==> flow/design.v <==
`default_nettype none
module as2650(
	input reset,
	output [12:0] adr,
	input [7:0] dbus_in,
	output [7:0] dbus_out,
	output oeb,
	output rw,
	output opreq,
	output wrp,
	output m_io,
	output d_c,
	input sense,
	output flag,
	input clk
);
	reg [7:0] r0;
	reg [7:0] r123[2:0];
	reg [7:0] r123_2[2:0];
	reg [14:0] pc;
	reg [7:0] psu;
	reg [7:0] psl;
	reg [7:0] ins_reg;
	reg [14:0] stack[7:0];
	reg [7:0] cycle;
	reg halted;
	reg [7:0] holding_reg;
	reg [7:0] addr_buff;
	reg [1:0] idx_ctrl;
	assign flag = psu[6];
	reg r_opreq;
	assign opreq = r_opreq;
	reg r_rw;
	assign rw = r_rw;
	reg [12:0] r_addr;
	assign adr = r_addr;
	reg r_m_io;
	assign m_io = r_m_io;
	reg r_d_c;
	assign d_c = r_d_c;
	reg r_wrp;
	assign wrp = r_wrp;
	reg [7:0] b_buf;
	assign oeb = r_rw ? 0 : 1;
	assign dbus_out = b_buf;
	wire [7:0] instr_reg = ins_reg[1:0] == 0 ? r0 : (psl[4] ? r123_2[ins_reg[1:0] - 1] : r123[ins_reg[1:0] - 1]);
	wire [7:0] instr_reg_p1 = instr_reg + 1;
	wire [7:0] instr_reg_m1 = instr_reg - 1;
	wire [14:0] branch_addr = pc + (dbus_in[6:0] >= 64 ? -(64 - (dbus_in[6:0] - 64)) : dbus_in[6:0]);
	wire carry = psl[0];
	wire overflow = psl[2];
	wire [7:0] rrr = psl[3] ? {carry, instr_reg[7:1]} : {instr_reg[0], instr_reg[7:1]};
	wire [7:0] rrl = psl[3] ? {instr_reg[6:0], carry} : {instr_reg[6:0], instr_reg[7]};
	wire [7:0] input1 = ins_reg[3:2] == 0 ? holding_reg : instr_reg;
	wire [7:0] input2 = ins_reg[3:2] == 0 ? instr_reg : holding_reg;
	wire [7:0] alu_next = alu_step(input1, input2);
	wire [16:0] mul_res = r0 * (psl[4] ? r123_2[0] : r123[0]);
	always @(posedge clk) begin
		if(reset) begin
			pc <= 0;
			r0 <= 0;
			r123[0] <= 0;
			r123[1] <= 0;
			r123[2] <= 0;
			r123_2[0] <= 0;
			r123_2[1] <= 0;
			r123_2[2] <= 0;
			psu <= 0;
			psl <= 0;
			cycle <= 0;
			r_opreq <= 0;
			r_rw <= 0;
			r_addr <= 0;
			r_m_io <= 1;
			r_d_c <= 0;
			r_wrp <= 0;
			halted <= 0;
			idx_ctrl <= 0;
			b_buf <= 0;
		end else if(!halted) begin
			psu[7] <= sense;
			cycle <= cycle + 1;
			if(cycle == 0) begin  
				idx_ctrl <= 0;
				r_m_io <= 1;
				r_opreq <= 1;
				r_rw <= 0;
				r_addr <= pc[12:0];
				pc <= pc + 1;
			end else if(cycle == 1) begin  
				ins_reg <= dbus_in;
				r_opreq <= 0;
			end else begin
				if(ins_reg[4]) begin
					if(ins_reg[3]) begin
						if(ins_reg == 'h9B || ins_reg == 'hBB) begin
							if(cycle == 2) begin  
								pc <= pc + 1;
								r_addr <= pc[12:0];
								r_opreq <= 1;
								r_rw <= 0;
							end else if(cycle == 3) begin  
								if(dbus_in[7]) begin  
									r_addr <= branch_addr[12:0];
									r_opreq <= 1;
									r_rw <= 0;
									cycle <= 8;
									ins_reg <= ins_reg == 'h9B ? 'h1B : 'h3B;
								end else begin  
									pc <= {1'b0, 1'b0, branch_addr[12:0]};
									r_opreq <= 0;
									cycle <= 0;
								end
							end
						end else if(ins_reg == 'h9F || ins_reg == 'hBF) begin
							if(cycle == 2) begin
								pc <= pc + 1;
								r_addr <= pc;
								r_opreq <= 1;
								r_rw <= 0;
							end else if(cycle == 3) begin
								addr_buff <= dbus_in;
								pc <= pc + 1;
								r_addr <= pc;
							end else if(cycle == 4) begin
								if(ins_reg == 'hBF) begin
									stack[psu[2:0]] <= pc;
									psu[2:0] <= psu[2:0] + 1;
								end
								if(addr_buff[7]) begin  
									r_addr <= {addr_buff[4:0], dbus_in};
								end else begin  
									r_opreq <= 0;
									pc <= {addr_buff[4:0], dbus_in} + (psl[4] ? r123_2[2] : r123[2]);
									cycle <= 0;
								end
							end else if(cycle == 5) begin
								addr_buff <= dbus_in;
								r_addr <= r_addr + 1;
							end else if(cycle == 6) begin
								pc <= {addr_buff[6:0], dbus_in};
								r_opreq <= 0;
								cycle <= 0;
							end
						end else begin
							if(cycle == 2) begin
								if(ins_reg[7:4] == 'h5 || ins_reg[7:4] == 'h7 || ins_reg[7:4] == 'hD || ins_reg[7:4] == 'hF) begin
									write_reg(ins_reg[7:4] == 'hD ? instr_reg_p1 : (ins_reg[7:4] == 'hF ? instr_reg_m1 : instr_reg), ins_reg[1:0]);
									if((ins_reg[7:4] == 'hD ? instr_reg_p1 : (ins_reg[7:4] == 'hF ? instr_reg_m1 : instr_reg)) == 0) begin  
										pc <= pc + (ins_reg[2] ? 2 : 1);
										cycle <= 0;
									end else begin
										pc <= pc + 1;
										r_addr <= pc;
										r_opreq <= 1;
										r_rw <= 0;
									end
								end else begin
									if(
										((ins_reg[7:4] == 'h1 || ins_reg[7:4] == 'h3)
										&&
										(ins_reg[1:0] != 'b11 && ins_reg[1:0] != psl[7:6]))
										||
										((ins_reg[7:4] == 'h9 || ins_reg[7:4] == 'hB)
										&&
										(ins_reg[1:0] == psl[7:6]))
										) begin  
										pc <= pc + (ins_reg[2] ? 2 : 1);
										cycle <= 0;
									end else begin
										pc <= pc + 1;
										r_addr <= pc;
										r_opreq <= 1;
										r_rw <= 0;
									end
								end
							end else if(cycle == 3) begin
								if(!ins_reg[2]) begin  
									if(dbus_in[7]) begin  
										r_addr <= branch_addr[12:0];
										cycle <= 8;
									end else begin  
										push_stack();
										pc <= branch_addr[12:0];
										r_opreq <= 0;
										cycle <= 0;
									end
								end else begin  
									addr_buff <= dbus_in;
									pc <= pc + 1;
									r_addr <= pc;
								end
							end else if(cycle == 4) begin  
								if(addr_buff[7]) begin  
									r_addr <= {addr_buff[4:0], dbus_in};
									cycle <= 8;
								end else begin  
									push_stack();
									pc <= {addr_buff[6:0], dbus_in};
									r_opreq <= 0;
									cycle <= 0;
								end
							end else if(cycle == 8) begin  
								addr_buff <= dbus_in;
								r_addr <= r_addr + 1;
							end else if(cycle == 9) begin  
								push_stack();
								pc <= {dbus_in[4:0], addr_buff};
								r_opreq <= 0;
								cycle <= 0;
							end
						end
					end else begin
						if((ins_reg[7:4] == 'h1 || ins_reg[7:4] == 'h3) && ins_reg[2]) begin
							if(cycle == 2) begin
								if(ins_reg[1:0] == 'b11 || ins_reg[1:0] == psl[7:6]) begin  
									pc <= stack[psu[2:0] - 3'd1];
									psu[2:0] <= psu[2:0] - 1;
									if(ins_reg[7:4] == 'h3) begin  
										psu[5] <= 0;
									end
									cycle <= 0;
								end else begin  
									cycle <= 0;
								end
							end
						end else if((ins_reg[7:4] == 'h3 || ins_reg[7:4] == 'h7) && !ins_reg[2]) begin
							if(cycle == 2) begin
								r_opreq <= 1;
								r_rw <= 0;
								r_m_io <= 0;
								r_d_c <= ins_reg[7:4] == 'h7 ? 1 : 0;
							end else if(cycle == 3) begin
								set_cc_for(dbus_in);
								write_reg(dbus_in, ins_reg[1:0]);
								r_opreq <= 0;
								r_m_io <= 1;
								cycle <= 0;
							end
						end else if((ins_reg[7:4] == 'hB || ins_reg[7:4] == 'hF) && !ins_reg[2]) begin
							if(cycle == 2) begin
								r_opreq <= 1;
								r_rw <= 1;
								b_buf <= instr_reg;
								r_m_io <= 0;
								r_d_c <= ins_reg[7:4] == 'hF ? 1 : 0;
							end else if(cycle == 3) begin
								r_wrp <= 1;
							end else if(cycle == 4) begin
								r_wrp <= 0;
								r_opreq <= 0;
								r_rw <= 0;
								r_m_io <= 1;
								cycle <= 0;
							end
						end else if(ins_reg[7:4] == 'h5 && !ins_reg[2]) begin
							if(cycle == 2) begin
								if(psl[3]) begin
									psl[0] <= instr_reg[0];
									psl[5] <= instr_reg[6];
								end
								set_cc_for(rrr);
								write_reg(rrr, ins_reg[1:0]);
								cycle <= 0;
							end
						end else if(ins_reg[7:4] == 'hD && !ins_reg[2]) begin
							if(cycle == 2) begin
								if(psl[3]) begin
									psl[0] <= instr_reg[7];
									psl[5] <= instr_reg[4];
								end
								set_cc_for(rrl);
								write_reg(rrl, ins_reg[1:0]);
								cycle <= 0;
							end
						end else if(ins_reg[7:4] >= 'h94 && ins_reg[7:4] <= 'h97) begin  
							if(cycle == 2) begin
								write_reg(instr_reg + (psl[0] ? 0 : 'hA0) + (psl[5] ? 0 : 'h0A), ins_reg[1:0]);
								cycle <= 0;
							end
						end else begin
							if(cycle == 2) begin
								if(ins_reg == 'h90) begin  
									if(psl[4]) begin
										r123_2[1] <= mul_res[7:0];
										r123_2[2] <= mul_res[15:8];
									end else begin
										r123[1] <= mul_res[7:0];
										r123[2] <= mul_res[15:8];
									end
									cycle <= 0;
								end else if(ins_reg == 'h91) begin  
									if(psl[4]) begin
										r0 <= r123_2[0];
										r123_2[0] <= r0;
									end else begin
										r0 <= r123[0];
										r123[0] <= r0;
									end
									cycle <= 0;
								end else if(ins_reg == 'h10) begin  
									r0 <= stack[psu[2:0] - 3'd1][7:0];
									if(psl[4]) begin
										r123_2[0] <= stack[psu[2:0] - 3'd1][14:8];
									end else begin
										r123[0] <= stack[psu[2:0] - 3'd1][14:8];
									end
									psu[2:0] <= psu[2:0] - 1;
									cycle <= 0;
								end else if(ins_reg == 'h11) begin  
									stack[psu[2:0] - 3'd1][7:0] <= r0;
									if(psl[4]) begin
										stack[psu[2:0]][14:8] <= r123_2[0];
									end else begin
										stack[psu[2:0]][14:8] <= r123[0];
									end
									psu[2:0] <= psu[2:0] + 1;
									cycle <= 0;
								end else if(ins_reg == 'h12) begin
									r0 <= psu;
									set_cc_for(r0);
									cycle <= 0;
								end else if(ins_reg == 'h13) begin
									r0 <= psl;
									set_cc_for(r0);
									cycle <= 0;
								end else if(ins_reg == 'h92) begin
									psu <= r0;
								end else if(ins_reg == 'h93) begin
									psl <= r0;
								end else begin
									r_rw <= 0;
									r_opreq <= 1;
									pc <= pc + 1;
									r_addr <= pc;
								end
							end else if(cycle == 3) begin
								if(ins_reg == 'h74) begin
									psu <= psu & ~dbus_in;
								end else if(ins_reg == 'h75) begin
									psl <= psl & ~dbus_in;
								end else if(ins_reg == 'h76) begin
									psu <= psu | dbus_in;
								end else if(ins_reg == 'h77) begin
									psl <= psl | dbus_in;
								end else if(ins_reg == 'hB4 || ins_reg == 'hB6) begin
									psl[7:6] <= (psu & dbus_in) == dbus_in ? 0 : 2;
								end else if(ins_reg == 'hB5 || ins_reg == 'hB7) begin
									psl[7:6] <= (psl & dbus_in) == dbus_in ? 0 : 2;
								end else if(ins_reg >= 'hF4 && ins_reg <= 'hF7) begin  
									psl[7:6] <= (instr_reg & dbus_in) == dbus_in ? 0 : 2;
								end
								r_opreq <= 0;
								cycle <= 0;
							end
						end
					end
				end else begin
					if(cycle == 2) begin
						if(ins_reg == 'h40) begin  
							halted <= 1;
							cycle <= 0;
						end else if(ins_reg == 'hC0) begin  
							cycle <= 0;
						end else begin
							if(ins_reg[3:2] == 0) begin  
								if(ins_reg[7:4] == 0) begin  
									r0 <= instr_reg;
									set_cc_for(instr_reg);
									cycle <= 0;
								end else if(ins_reg[7:4] == 'hC && ins_reg[3:2] == 0) begin  
									write_reg(r0, ins_reg[1:0]);
									set_cc_for(r0);
									cycle <= 0;
								end else begin  
									holding_reg <= r0;
									cycle <= 4;
								end
							end else begin
								r_opreq <= 1;
								r_rw <= 0;
								r_addr <= pc[12:0];
								pc <= pc + 1;
								if(ins_reg[3:2] == 1) begin
									cycle <= 3;
								end else if(ins_reg[3:2] == 2) begin
									cycle <= 'b10_000000;
								end else if(ins_reg[3:2] == 3) begin
									cycle <= 'b11_000000;
								end
							end
						end
					end else if(cycle == 3) begin
						r_opreq <= 0;
						holding_reg <= dbus_in;
					end else if(cycle == 4) begin
						if(ins_reg[7:5] == 7) begin
							if(psl[1]) begin
								psl[7:6] <= input1 > input2 ? 'b01 : (input1 < input2 ? 'b10 : 'b00);
							end else begin
								psl[7:6] <= input1[7] == input2[7] ? (input1 > input2 ? 'b01 : (input1 < input2 ? 'b10 : 'b00)) : (input1[7] ? 'b10 : 'b01);
							end
						end else begin
							set_cc_for(alu_next);
							write_reg(alu_next, idx_ctrl != 0 || ins_reg[3:2] == 0 ? 0 : ins_reg[1:0]);
							if(ins_reg[7:5] == 4 || ins_reg[7:5] == 5) begin
								psl[5] <= alu_next[4];
								psl[2] <= input1[7] == input2[7] && alu_next[7] != input1[7];
								psl[0] <= alu_next < input1;
							end
						end
						r_opreq <= 0;
						cycle <= 0;
					end
					else if(cycle == 8) begin
						if(ins_reg >= 'hC4 && ins_reg <= 'hC7) begin
							cycle <= 0;
						end else begin
							r_wrp <= 1;
						end
					end else if(cycle == 9) begin
						r_rw <= 0;
						r_wrp <= 0;
						r_opreq <= 0;
						cycle <= 0;
					end
					else if(cycle == 'b10_000000) begin
						cycle <= dbus_in[7] ? 'b01_000000 : (ins_reg[7:5] == 6 ? 8 : 3);  
						r_addr <= pc[12:0] + 1 + (dbus_in[6:0] >= 64 ? -(64 - (dbus_in[6:0] - 64)) : dbus_in[6:0]);  
						if(!dbus_in[7]) begin
							setup_read();
						end
					end
					else if(cycle == 'b11_000000) begin
						addr_buff <= dbus_in;  
						r_addr <= r_addr + 1;  
						pc <= pc + 1;
					end else if(cycle == 'b11_000001) begin
						cycle <= addr_buff[7] ? 'b01_000000 : (ins_reg[7:5] == 6 ? 8 : 3);  
						idx_ctrl <= addr_buff[6:5];
						if(!addr_buff[7]) begin
							if(addr_buff[6:5] == 0) begin
								r_addr <= {addr_buff[4:0], dbus_in};
							end else begin
								r_addr <= {addr_buff[4:0], dbus_in} + (addr_buff[6:5] == 1 ? instr_reg_p1 : (addr_buff[6:5] == 2 ? instr_reg_m1 : instr_reg));
								write_reg(addr_buff[6:5] == 1 ? instr_reg_p1 : (addr_buff[6:5] == 2 ? instr_reg_m1 : instr_reg), ins_reg[1:0]);
							end
							setup_read();
						end else begin
							r_addr <= {addr_buff[4:0], dbus_in};
						end
					end
					else if(cycle == 'b01_000000) begin
						addr_buff <= dbus_in;  
						r_addr <= r_addr + 1;  
					end else if(cycle == 'b01_000001) begin
						if(idx_ctrl == 0) begin
							r_addr <= {addr_buff[4:0], dbus_in};
						end else begin
							r_addr <= {addr_buff[4:0], dbus_in} + (idx_ctrl[1:0] == 1 ? instr_reg_p1 : (idx_ctrl[1:0] == 2 ? instr_reg_m1 : instr_reg));
							write_reg(idx_ctrl[1:0] == 1 ? instr_reg_p1 : (idx_ctrl[1:0] == 2 ? instr_reg_m1 : instr_reg), ins_reg[1:0]);
						end
						cycle <= ins_reg[7:5] == 6 ? 8 : 3;  
						setup_read();
					end
				end
			end
		end
	end
	task write_reg(input [7:0] data, input [1:0] r_addr);
		begin
			if(r_addr == 0) begin
				r0 <= data;
			end else begin
				if(psl[4]) begin
					r123_2[r_addr - 1] <= data;
				end else begin
					r123[r_addr - 1] <= data;
				end
			end
		end
	endtask
	task push_stack();
		begin
			if(ins_reg[7:4] == 'h3 || ins_reg[7:4] == 'h7 || ins_reg[7:4] == 'hB) begin
				stack[psu[2:0]] <= pc;
				psu[2:0] <= psu[2:0] + 1;
			end
		end
	endtask
	task set_cc_for(input [7:0] val);
		begin
			psl[7:6] <= val > 127 ? 'b10 : (val != 0 ? 'b01 : 'b00);
		end
	endtask
	task setup_read();
		begin
			if(ins_reg[7:4] == 'hC) begin
				r_rw <= 1;
				b_buf <= addr_buff[6:5] != 0 ? r0 : instr_reg;  
				cycle <= 8;
			end
		end
	endtask
	function [7:0] alu_step(input [7:0] input1, input [7:0] input2);
		begin
			if(ins_reg[7:5] == 1) begin
				alu_step = input1 ^ input2;
			end else if(ins_reg[7:5] == 2) begin
				alu_step = input1 & input2;
			end else if(ins_reg[7:5] == 3) begin
				alu_step = input1 | input2;
			end else if(ins_reg[7:5] == 4) begin
				alu_step = input1 + input2 + (psl[3] && psl[0]);
			end else if(ins_reg[7:5] == 5) begin
				alu_step = input1 + ~input2 + (!psl[3] || psl[0]);
			end else begin
				alu_step = input2;
			end
		end
	endfunction
endmodule
Lab notebook: as2650

* Tool chain data of as2650
Tool output for the design above before and after an edit, in the order of the flow. Lines under "original" count in the file above, lines under "edited" in the edited file. "difference" is "edited" less "original", of the values as shown. Library cell names are shortened. The mark - stands for no value.
Inputs: top module as2650, clock clk, library sky130hd, timing corner tt_025C_1v80

* The edit
Unified diff, file above to edited file. A script made this edit. It changes what the design does and was not meant as an optimisation.
begin of diff
@@ -28,5 +28,7 @@
 	reg [7:0] addr_buff;
 	reg [1:0] idx_ctrl;
-	assign flag = psu[6];
+	reg flag_p1;
+	always @(posedge clk) flag_p1 <= psu[6];
+	assign flag = flag_p1;
 	reg r_opreq;
 	assign opreq = r_opreq;
end of diff

* Word level
Source: Yosys, flattened and elaborated, memories not mapped. Widths are those after wreduce. Registers that Yosys merges into a memory's read port (data or address) are not register bits. Print and check cells do not count. Yosys's memory passes give these memory sizes; they may raise the number of words (mostly to a power of two), join words into wider ones and drop unused or constant bits.
Bit counts:
- bits in writable memories | original 184, edited 184, difference 0
- output and inout bits | original 28, edited 28, difference 0
- bits of input ports | original 11, edited 11, difference 0
- memories kept | original 3, edited 3, difference 0
- bits in registers | original 100, edited 101, difference +1
Cells by class:
- $mul | original 1, edited 1, difference 0
- equal/unequal tests | original 330, edited 330, difference 0
- $lt $le $gt $ge | original 16, edited 16, difference 0
- bitwise logic cells | original 45, edited 45, difference 0
- multiplexer cells | original 1688, edited 1688, difference 0
- reduce/logical cells | original 101, edited 101, difference 0
- add/subtract/negate cells | original 26, edited 26, difference 0
Unchanged operator kinds not shown: 125.

* Logic depth
Longest topological path by Yosys (ltp), each cell counted once; first at word level (registers and memories cut), then after technology mapping (sequential cells cut; the memories' decode and read muxes count).
Depth:
- word-level depth | original 25, edited 25, difference 0
- ABC_AREA | original 0, edited 0
- mapped depth | original 26, edited 27, difference +1

* Synthesis result
The flow's flattened synthesis, as Yosys stat reports it; memories are mapped. The netlist is that of the ABC_AREA named above (0 if unset); the other value can give another one.
Mapped netlist:
- cell area after synthesis (sq um) | original 29045.4, edited 29324.4, difference +279.0
- area of sequential cells (sq um) | original 7767.4, edited 7787.5, difference +20.1
- flip-flop cells | original 284, edited 285, difference +1
- buffer cells | original 311, edited 295, difference -16
- cells in the netlist | original 3609, edited 3745, difference +136
Cell types:
- mux2i_1 | original 97, edited 171, difference +74
- nand2_1 | original 390, edited 443, difference +53
- o21ai_0 | original 225, edited 274, difference +49
- o22ai_1 | original 83, edited 118, difference +35
- mux2_2 | original 79, edited 46, difference -33
- clkbuf_1 | original 267, edited 238, difference -29
- nor3_1 | original 77, edited 106, difference +29
- mux4_2 | original 37, edited 8, difference -29
- nor4_1 | original 42, edited 19, difference -23
- nor2_1 | original 337, edited 357, difference +20
- nand3_1 | original 95, edited 115, difference +20
- o221ai_1 | original 44, edited 25, difference -19
- a21oi_1 | original 267, edited 251, difference -16
- a31oi_1 | original 39, edited 53, difference +14
- buf_2 | original 4, edited 17, difference +13
- and3_1 | original 27, edited 39, difference +12
- a21o_1 | original 38, edited 27, difference -11
- or4_1 | original 15, edited 5, difference -10
Unchanged cell types not shown: 10. Not every row of either side is listed.

* Worst setup path after synthesis
Path of least setup slack by OpenSTA after synthesis, without wires, with an ideal clock, recovery checks aside; 20% of the period is set as input and as output delay. Where synthesis merged equal registers, the netlist keeps one of their names.
Timing path post-synthesis:
- kind | original register to register, edited register to register
- start point | original register ins_reg[0], edited register (no name shown)
- end point | original register (no name shown), edited memory r123_2[2][7]
- slack (ns) | original 1.741, edited 2.202, difference +0.461
- launch time at the first pin (ns) | original 0.000, edited 0.000, difference 0.000
- arrival time (ns) | original 6.163, edited 5.527, difference -0.636
- delay of the path (ns) | original 6.258, edited 5.798, difference -0.460
- buffers on the path | original 7, edited 4, difference -3
- clock period (ns) | original 8.0, edited 8.0, difference 0.0
- driving pins on the path | original 24, edited 27, difference +3
- setup time (ns) | original 0.095, edited 0.271, difference +0.176
- data required time (ns) | original 7.905, edited 7.729, difference -0.176
- period reached after synthesis (ns) | original 6.259, edited 5.798, difference -0.461
"delay of the path" is the arrival time less input delay plus setup time. "driving pins on the path": output pins that drive a net of the path, with the launching flip-flop's if there is one; two outputs of one cell count as two. "period reached after synthesis" = period - worst setup slack (recovery checks aside). The figure is calculated, with input and output delays left at 20% of the set period.
Between the ends, post-synthesis, original: cell sequence edfxtp_1 > buf_6 > clkbuf_1 > inv_1 > ha_1 > buf_2 > buf_4 > buf_1 > mux4_2 > a221oi_2 > clkbuf_1 > ha_1 > clkbuf_1 > or3_1 > o32a_1 > o21ai_0 > mux2i_1 > a2bb2oi_1 > inv_1 > ha_1 > nand4_1 > o21ai_0 > or4_1 > a221oi_1
Ends and longest elaborated chain, post-synthesis, original:
- from (decl) | RTL line 23 | reg [7:0] ins_reg;
- from (assign) | RTL line 91 | ins_reg <= dbus_in;
- from (assign) | RTL line 108 | ins_reg <= ins_reg == 'h9B ? 'h1B : 'h3B;
original: No chain of elaborated cells between the ends is given.
Between the ends, post-synthesis, edited: cell sequence dfxtp_1 > clkbuf_1 > buf_1 > clkbuf_1 > clkbuf_1 > mux2i_1 > nor2_1 > fa_1 > inv_1 > fa_1 > inv_1 > ha_1 > inv_1 > fa_1 > inv_1 > ha_1 > a21o_1 > a21oi_1 > o21bai_1 > a21oi_1 > o21bai_1 > a21oi_1 > nor2b_1 > o21ai_0 > a21oi_1 > xnor2_1 > o22ai_1
Ends and longest elaborated chain, post-synthesis, edited:
- to (decl) | RTL line 19 | reg [7:0] r123_2[2:0];
edited: No chain of elaborated cells between the ends is given.

* Path in the finished layout
From the final timing report of each run of set A: the path of least setup slack in the routed layout; clock arrival at registers is part of the times.
Timing path after layout:
- kind | original register to register, edited register to register
- start point | original register ins_reg[1], edited register ins_reg[1]
- end point | original register r_addr[8], edited register (no name shown)
- driving pins on the path | original 23, edited 23, difference 0
- data required time (ns) | original 7.75, edited 7.77, difference +0.02
- clock period (ns) | original 7.24, edited 7.24, difference 0.00
- buffers on the path | original 2, edited 2, difference 0
- slack (ns) | original 0.60, edited 0.69, difference +0.09
- launch time at the first pin (ns) | original 0.61, edited 0.61, difference 0.00
- arrival time (ns) | original 7.15, edited 7.08, difference -0.07
- setup time (ns) | original 0.08, edited 0.08, difference 0.00
The rows between start and end are the longest chain of elaborated cells between them; the timing report does not say that the signal goes this way. Where chains are equally long, one stands for them. A line is the first line of the expression or statement that the cell stems from. Yosys adds cells for indexed reads and writes and turns some case tables into memories. The chain passes a memory read, where the word-level depth is cut; so it can be longer than that depth. At most two assigning lines are given for a register; there are more.
Between the ends, after layout, original: cell sequence edfxtp_1 > inv_1 > ha_1 > buf_4 > mux2i_1 > o22ai_1 > nor3_2 > buf_4 > ha_1 > a22oi_1 > xnor2_1 > ha_1 > a21o_1 > a21oi_1 > o21bai_1 > a21oi_1 > o21bai_1 > a21oi_1 > nor2_1 > a221o_1 > nand3_1 > a222oi_1 > a211oi_1, length of the longest elaborated chain 22, elaborated cells between the ends (all ways) 96, classes of those cells 5 x add/sub; 32 x eq/ne; 48 x mux; 9 x reduce/logical; 2 x memory
Ends and longest elaborated chain, after layout, original:
- from (decl) | RTL line 23 | reg [7:0] ins_reg;
- from (assign) | RTL line 91 | ins_reg <= dbus_in;
- from (assign) | RTL line 108 | ins_reg <= ins_reg == 'h9B ? 'h1B : 'h3B;
- subtractor 2 x 1 -> 2 bit | RTL line 46 | wire [7:0] instr_reg = ins_reg[1:0] == 0 ? r0 : (psl[4] ? r123_2[ins_reg[1:0] - 1] : r123[ins_reg[1:0] - 1]);
- memory (4 x 8 bit) | RTL line 18 | reg [7:0] r123[2:0];
- two-way mux 8 bit (2 in a row) | RTL line 46
- subtractor 8 x 1 -> 8 bit | RTL line 48 | wire [7:0] instr_reg_m1 = instr_reg - 1;
- two-way mux 8 bit (2 in a row) | RTL line 460 | r_addr <= {addr_buff[4:0], dbus_in} + (idx_ctrl[1:0] == 1 ? instr_reg_p1 : (idx_ctrl[1:0] == 2 ? instr_reg_m1 ...
- adder 13 x 8 -> 13 bit | RTL line 460
- two-way mux 13 bit | RTL line 457 | if(idx_ctrl == 0) begin
- [... 6 more ...]
- two-way mux 13 bit | RTL line 415 | else if(cycle == 8) begin
- two-way mux 13 bit | RTL line 396 | end else if(cycle == 4) begin
- two-way mux 13 bit | RTL line 393 | end else if(cycle == 3) begin
- two-way mux 13 bit | RTL line 359 | if(cycle == 2) begin
- two-way mux 13 bit | RTL line 94 | if(ins_reg[4]) begin
- two-way mux 13 bit | RTL line 90 | end else if(cycle == 1) begin
- two-way mux 13 bit | RTL line 83 | if(cycle == 0) begin
- to (assign) | RTL line 88 | r_addr <= pc[12:0];
- to (assign) | RTL line 99 | r_addr <= pc[12:0];
- to (decl) | RTL line 35 | reg [12:0] r_addr;
Between the ends, after layout, edited: cell sequence edfxtp_1 > inv_1 > ha_1 > buf_4 > mux2_2 > a222oi_1 > and2_1 > buf_4 > inv_1 > fa_1 > fa_1 > a21o_1 > a21oi_1 > inv_1 > a21oi_1 > o21bai_1 > o21a_1 > mux2_2 > o221ai_2 > ha_1 > a21oi_1 > o21ai_0 > a211oi_1
Ends and longest elaborated chain, after layout, edited:
- from (decl) | RTL line 23 | reg [7:0] ins_reg;
- from (assign) | RTL line 93 | ins_reg <= dbus_in;
- from (assign) | RTL line 110 | ins_reg <= ins_reg == 'h9B ? 'h1B : 'h3B;
edited: No chain of elaborated cells between the ends is given.

* Flow runs
Both versions went through the flow (Yosys, OpenROAD) with the same settings in each pair. Constraints: input delay and output delay 20% of the set period each, output load 0.01 pF.
Settings, set A: period_ns 7.24, CAP_MARGIN 20, CORE_MARGIN 2, CORE_UTILIZATION 40, SLEW_MARGIN 20
Results, set A:
- achieved period (ns) | original 6.637, edited 6.551, difference -0.086
- standard-cell area after layout (sq um) | original 32097.0, edited 32242.2, difference +145.2
- post-synthesis cell area (sq um) | original 29045.4, edited 29324.4, difference +279.0
- total die area (sq um) | original 74785.8, edited 75493.1, difference +707.3
- setup slack of the critical path (ns) | original 0.603, edited 0.689, difference +0.086
- power (mW) | original 9.795, edited 9.779, difference -0.016
- smallest hold slack (ns) | original 0.493, edited 0.463, difference -0.030
- total negative slack on setup checks (ns) | original 0.000, edited 0.000, difference 0.000
- post-route utilization (%) | original 44.7, edited 44.3, difference -0.4
Settings, set B: CAP_MARGIN 15, CELL_PAD_IN_SITES_DETAIL_PLACEMENT 0, CELL_PAD_IN_SITES_GLOBAL_PLACEMENT 1, CORE_ASPECT_RATIO 1.93, CORE_UTILIZATION 24, CTS_CLUSTER_DIAMETER 240, HOLD_SLACK_MARGIN 0.17, SETUP_SLACK_MARGIN -0.03, period_ns 4.95, CORE_MARGIN 2, SLEW_MARGIN 20
Results, set B:
- achieved period (ns) | original 5.138, edited 4.981, difference -0.157
- standard-cell area after layout (sq um) | original 39250.1, edited 38697.1, difference -553.0
- post-synthesis cell area (sq um) | original 29045.4, edited 29324.4, difference +279.0
- total die area (sq um) | original 123973.0, edited 125149.0, difference +1176.0
- setup slack of the critical path (ns) | original -0.188, edited -0.031, difference +0.157
- power (mW) | original 17.737, edited 16.530, difference -1.207
- smallest hold slack (ns) | original 0.507, edited 0.476, difference -0.031
- total negative slack on setup checks (ns) | original -1.269, edited -0.102, difference +1.167
- post-route utilization (%) | original 32.6, edited 31.8, difference -0.8
By "achieved period" is meant the clock period of the run minus its worst setup slack. This is arithmetic on one report: input and output delays are still those of the set period (20% each). By "power" is meant OpenSTA's value without simulated activity: inputs other than the clock are taken to toggle once in ten clock periods, and the tool carries that through the logic.
